==> flow/design.v <==
module rgst #(
    parameter w=8
)(
    input clk, rst_b, ld, clr, input [w-1:0] d, output reg [w-1:0] q
);
    always @ (posedge clk, negedge rst_b)
        if (!rst_b)                 q <= 0;
        else if (clr)               q <= 0;
        else if (ld)                q <= d;
endmodule
module mschdpath (
    input clk, rst_b,ld_merg,upd_mreg, input [511:0] blk, output [31:0] m0
);
    function [31:0] RtRot(input [31:0] x, input [4:0] p);
        reg [63:0] tmp; begin
        tmp = {x, x} >> p; RtRot = tmp[31:0];end
    endfunction
    function [31:0] Sgm0(input [31:0]x); begin
        Sgm0=RtRot(x,7)^RtRot(x,18)^(x>>3);end
    endfunction
    function [31:0] Sgm1(input [31:0]x); begin
        Sgm1=RtRot(x,17)^RtRot(x,19)^(x>>10);end
    endfunction
    function [31:0] Mux(input sel,input [31:0]d1,d0); begin
        Mux = (sel) ?  d1 : d0 ;end
    endfunction
    function [31:0] Word32(input [511:0]blk, input [3:0]idx); begin
        Word32 = blk[511-32*idx -:32];end
    endfunction
    wire [31:0] m[0:15];
    generate
        genvar k;
        for( k = 0; k < 16; k = k +1) begin:some_name
            if(k < 15)
                rgst #(.w(32)) i0(.clk(clk),.rst_b(rst_b),.clr(1'd0),.ld(upd_mreg),.d(Mux(ld_merg,Word32(blk,k),m[k+1])),.q(m[k]));
            else
                rgst #(.w(32)) i0(.clk(clk),.rst_b(rst_b),.clr(1'd0),.ld(upd_mreg),.d(Mux(ld_merg,Word32(blk,k),m[0] + Sgm0(m[1]) + m[9] + Sgm1(m[14]))),.q(m[k]));
        end
    endgenerate
    assign m0 = m[0];
endmodule
[Step by step through the tools: mschdpath]
The steps from the RTL of mschdpath to its reports follow in flow order.
Lines are those of the file above, counted from 1.
Library cell names are shortened.
A cell with n/a has no value.
Set-up
  top module: mschdpath
  clock port: clk
  library: sky130hd
  library corner: tt_025C_1v80

[Word-level counts]
Source: Yosys, flattened and elaborated. Widths are those after wreduce; folded enables and synchronous resets count as part of the registers. Registers that Yosys merges into a memory's read port (data or address) are not register bits. Print and check cells do not count. Equal cells are merged and count once.
Bit counts
  register bits after elaboration: 512
  latch bits: 0
  bits in writable memories: 0
  bits in read-only memories: 0
  clocked read ports x word width: 0
  memory cells: 0
  input bits: 516
  output and inout port bits: 32
  cells after elaboration: 39
Cells by class
  add/sub/neg operators: 3
  multiply operators: 0
  div/mod/pow operators: 0
  order comparisons: 0
  equal/unequal tests: 0
  shifts and indexed selects: 0
  multiplexer cells: 16
  bitwise operators: 4
  reductions and logical operators: 0
Operators with widths (count)
  2-to-1 mux 32 bit: 16
  adder 32 bit: 3
  bitwise XOR 32 bit: 2
  bitwise XOR 32 x 22 -> 32 bit: 1
  bitwise XOR 32 x 29 -> 32 bit: 1

[Longest topological paths]
Yosys ltp: most cells in a row. Word level: on the elaborated netlist, between registers, memories and ports. Mapped: between sequential cells and ports; inverters and the memories' decode and read muxes count.
Logic depth
  word-level depth: 6
  ABC_AREA: 0
  gate-level depth with buffers: 18
  mapped depth without buffers: 17

[After synthesis]
Yosys stat after the flow's synthesis: flattened, memories mapped to cells. It holds for the ABC_AREA given above (unset counts as 0); a run with the other value may have another netlist.
Cells by type (count)
  dfrtp_1: 512
  mux2i_1: 486
  a21oi_1: 531
  nor2_1: 521
  fa_1: 62
  xnor2_1: 124
  clkbuf_1: 171
  inv_1: 149
  ha_1: 31
  buf_1: 54
  xor2_1: 21
  a21o_1: 18
  nand2_1: 32
  o21ai_0: 17
  o221ai_1: 9
  nand3_1: 14
  o21ai_1: 11
  nand4_1: 8
Other cell types: 33; their cells: 77.
Synthesis totals
  cells in the netlist: 2848
  synthesis area: 27780.4 µm²
  sequential area: 12812.3 µm²
  mapped flip-flops: 512
  buffers: 231
By module: a second synthesis without flattening, with its own total; a netlist apart from the flattened one above.
Second synthesis, totals
  cells (unflattened synthesis): 2853
  area total of the unflattened synthesis: 31600.3 µm²
Rows give one instance, submodules left out.
By module
  rgst #(w=32): instances 16, cells 103, area 1323.8 µm², sequential area 800.8 µm²
  mschdpath: instances 1, cells 1205, area 10420.0 µm², sequential area 0.0 µm²

[Worst setup path after synthesis]
Source: OpenSTA report_checks on the synthesized netlist (no wires, ideal clock, input and output delay 20% of the period each), path of least setup slack; recovery checks are left aside. Register names are those of the netlist, which keeps one name where synthesis merged equal registers.
Timing after synthesis
  kind: register to register
  start: register some_name[14].genblk1.i0.q[20]
  end: register some_name[15].genblk1.i0.q[27]
  clock period: 4.5 ns
  library setup time: 0.123 ns
  arrival: 3.741 ns
  data required time: 4.377 ns
  slack: 0.636 ns
  path delay: 3.864 ns
  stages: 19
  synthesis period reached: 3.864 ns
"path delay" = arrival - input delay + setup time.
"stages": output pins that drive a net of the path, with the launching flip-flop's if there is one; two outputs of one cell count as two.
"synthesis period reached" is the clock period less the worst setup slack; recovery checks do not enter. This is arithmetic on one report: input and output delays are still those of the set period (20% each).
Between the ends stands the longest chain of elaborated cells between them, by number of cells; it is not shown to be the way that was timed. Of several equally long chains one is given.
Each line given opens the expression or statement behind the cell; cells for indexed reads and writes are added by Yosys, which also makes memories of some case tables.
At most two assigning lines are given for a register; there are more.
On the way, after synthesis
  path through: dfrtp_1 > clkbuf_1 > xnor2_1 > xnor2_1 > fa_1 > inv_1 > fa_1 > inv_1 > ha_1 > inv_1 > fa_1 > nor2b_4 > o2111ai_1 > a21oi_2 > nor2_1 > o311ai_4 > a21boi_1 > xnor2_1 > o221a_1
  length of the longest elaborated chain: 4
Ends and longest elaborated chain, after synthesis
  start: declaration: line 4  | input clk, rst_b, ld, clr, input [w-1:0] d, output reg [w-1:0] q
  start: assignment: line 7  | if (!rst_b)                 q <= 0;
  start: assignment: line 9  | else if (ld)                q <= d;
  bitwise XOR 32 bit: line 22  | Sgm1=RtRot(x,17)^RtRot(x,19)^(x>>10);end
  bitwise XOR 32 x 22 -> 32 bit: line 22
  adder 32 bit: line 37  | rgst #(.w(32)) i0(.clk(clk),.rst_b(rst_b),.clr(1'd0),.ld(upd_mreg),.d(Mux(ld_merg,Word32(blk,k),m[0] + Sgm0(m[ ...
  2-to-1 mux 32 bit: line 25  | Mux = (sel) ?  d1 : d0 ;end
  end: assignment: line 8  | else if (clr)               q <= 0;
  end: assignment: line 9
  end: declaration: line 4

[Timing after layout]
From the final timing report of flow run A: the path of least setup slack in the routed layout; clock arrival at registers is part of the times.
Timing post-layout
  kind: register to register
  start: register some_name[1].genblk1.i0.q[4]
  end: register some_name[15].genblk1.i0.q[19]
  clock period: 4.5 ns
  library setup time: 0.16 ns
  arrival: 4.80 ns
  data required time: 4.96 ns
  slack: 0.16 ns
  stages: 19
Between the ends stands the longest chain of elaborated cells between them, by number of cells; it is not shown to be the way that was timed. Of several equally long chains one is given.
At most two assigning lines are given for a register; there are more.
On the way, post-layout
  path through: dfrtp_1 > xnor2_1 > xnor2_1 > buf_4 > fa_1 > inv_1 > fa_1 > inv_1 > ha_1 > inv_1 > fa_1 > nor2b_4 > o2111ai_1 > a21oi_2 > nor3b_2 > nor4_1 > nor3b_1 > xor2_1 > o221ai_1
  length of the longest elaborated chain: 6
Ends and longest elaborated chain, post-layout
  start: declaration: line 4  | input clk, rst_b, ld, clr, input [w-1:0] d, output reg [w-1:0] q
  start: assignment: line 7  | if (!rst_b)                 q <= 0;
  start: assignment: line 9  | else if (ld)                q <= d;
  bitwise XOR 32 bit: line 19  | Sgm0=RtRot(x,7)^RtRot(x,18)^(x>>3);end
  bitwise XOR 32 x 29 -> 32 bit: line 19
  adder 32 bit (3 in a row): line 37  | rgst #(.w(32)) i0(.clk(clk),.rst_b(rst_b),.clr(1'd0),.ld(upd_mreg),.d(Mux(ld_merg,Word32(blk,k),m[0] + Sgm0(m[ ...
  2-to-1 mux 32 bit: line 25  | Mux = (sel) ?  d1 : d0 ;end
  end: assignment: line 8  | else if (clr)               q <= 0;
  end: assignment: line 9
  end: declaration: line 4

FLOW RESULTS
============

mschdpath through Yosys and OpenROAD on sky130hd: 3 stored runs, unordered, with their settings and measured results. The constraints put input and output delay at 20% of the set period each and load the outputs with 0.01 pF.
"achieved clock period (ns)" means the clock period less the worst setup slack. The figure is calculated, with input and output delays left at 20% of the set period.
"worst setup path time (ns)" means the part of the period allowed to the worst setup path (the constraints hold back 20% at inputs and 20% at outputs) less its slack; where the path has registers, the arrival times of their clocks count too.
By "finish__power__total" is meant OpenSTA's value without simulated activity: inputs other than the clock are taken to toggle once in ten clock periods, and the tool carries that through the logic.

Flow files of flow run A
==> flow/run.sh <==
#!/bin/bash
# the make line also repeats the synthesis and layout settings of config.mk as NAME=value (left out here)
make -C /OpenROAD-flow-scripts/flow DESIGN_CONFIG=/design/flow/config.mk WORK_HOME=/design/flow/orfs CLKGATE_MAP_FILE= finish
==> flow/config.mk <==
export PLATFORM = sky130hd
export DESIGN_NAME = mschdpath
export DESIGN_NICKNAME = mschdpath
export VERILOG_FILES = /design/flow/design.v
export SDC_FILE = /design/flow/constraint.sdc
export NUM_CORES = 4
export LEC_CHECK = 0
export CAP_MARGIN = 20
export CORE_MARGIN = 2
export CORE_UTILIZATION = 40
export SLEW_MARGIN = 20
==> flow/constraint.sdc <==
create_clock -name core_clock -period 4.5 [get_ports {clk}]
set_input_delay 0.9000 -clock core_clock [delete_from_list [all_inputs] [get_ports {clk}]]
set_output_delay 0.9000 -clock core_clock [all_outputs]
set_load 0.01 [all_outputs]

report of flow run A
yosys chip area after synthesis (um^2): 27780.4
finish__design__die__area: 71575.0
finish__design__instance__area__stdcell: 36283.5
finish__design__instance__utilization: 0.5281
finish__timing__setup__ws: 0.157
finish__timing__setup__tns: 0.000
finish__timing__hold__ws: 0.308
finish__power__total: 2.530e-02
achieved clock period (ns): 4.343
worst setup path time (ns): 4.34
worst setup path kind: register to register

Flow files of flow run B
==> flow/run.sh <==
#!/bin/bash
# the make line also repeats the synthesis and layout settings of config.mk as NAME=value (left out here)
make -C /OpenROAD-flow-scripts/flow DESIGN_CONFIG=/design/flow/config.mk WORK_HOME=/design/flow/orfs CLKGATE_MAP_FILE= finish
==> flow/config.mk <==
export PLATFORM = sky130hd
export DESIGN_NAME = mschdpath
export DESIGN_NICKNAME = mschdpath
export VERILOG_FILES = /design/flow/design.v
export SDC_FILE = /design/flow/constraint.sdc
export NUM_CORES = 4
export LEC_CHECK = 0
export CAP_MARGIN = 20
export CELL_PAD_IN_SITES_DETAIL_PLACEMENT = 1
export CELL_PAD_IN_SITES_GLOBAL_PLACEMENT = 2
export CORE_MARGIN = 2
export CORE_UTILIZATION = 40
export CTS_CLUSTER_SIZE = 37
export HOLD_SLACK_MARGIN = 0.02
export MAX_ROUTING_LAYER = met4
export MIN_ROUTING_LAYER = met2
export PLACE_DENSITY = 0.87
export SLEW_MARGIN = 30
export TNS_END_PERCENT = 95
==> flow/constraint.sdc <==
create_clock -name core_clock -period 4.5 [get_ports {clk}]
set_input_delay 0.9000 -clock core_clock [delete_from_list [all_inputs] [get_ports {clk}]]
set_output_delay 0.9000 -clock core_clock [all_outputs]
set_load 0.01 [all_outputs]

report of flow run B
yosys chip area after synthesis (um^2): 27780.4
finish__design__die__area: 71575.0
finish__design__instance__area__stdcell: 36866.6
finish__design__instance__utilization: 0.5366
finish__timing__setup__ws: 0.015
finish__timing__setup__tns: 0.000
finish__timing__hold__ws: 0.271
finish__power__total: 2.869e-02
achieved clock period (ns): 4.485
worst setup path time (ns): 4.49
worst setup path kind: register to register

Flow files of flow run C
==> flow/run.sh <==
#!/bin/bash
# the make line also repeats the synthesis and layout settings of config.mk as NAME=value (left out here)
make -C /OpenROAD-flow-scripts/flow DESIGN_CONFIG=/design/flow/config.mk WORK_HOME=/design/flow/orfs CLKGATE_MAP_FILE= finish
==> flow/config.mk <==
export PLATFORM = sky130hd
export DESIGN_NAME = mschdpath
export DESIGN_NICKNAME = mschdpath
export VERILOG_FILES = /design/flow/design.v
export SDC_FILE = /design/flow/constraint.sdc
export NUM_CORES = 4
export LEC_CHECK = 0
export CAP_MARGIN = 20
export CELL_PAD_IN_SITES_DETAIL_PLACEMENT = 1
export CELL_PAD_IN_SITES_GLOBAL_PLACEMENT = 2
export CORE_MARGIN = 2
export CORE_UTILIZATION = 40
export CTS_CLUSTER_SIZE = 37
export MAX_ROUTING_LAYER = met4
export SLEW_MARGIN = 20
==> flow/constraint.sdc <==
create_clock -name core_clock -period 4.5 [get_ports {clk}]
set_input_delay 0.9000 -clock core_clock [delete_from_list [all_inputs] [get_ports {clk}]]
set_output_delay 0.9000 -clock core_clock [all_outputs]
set_load 0.01 [all_outputs]

report of flow run C
yosys chip area after synthesis (um^2): 27780.4
finish__design__die__area: 71575.0
finish__design__instance__area__stdcell: 36178.4
finish__design__instance__utilization: 0.5266
finish__timing__setup__ws: 0.172
finish__timing__setup__tns: 0.000
finish__timing__hold__ws: 0.252
finish__power__total: 2.549e-02
achieved clock period (ns): 4.328
worst setup path time (ns): 4.33
worst setup path kind: register to register
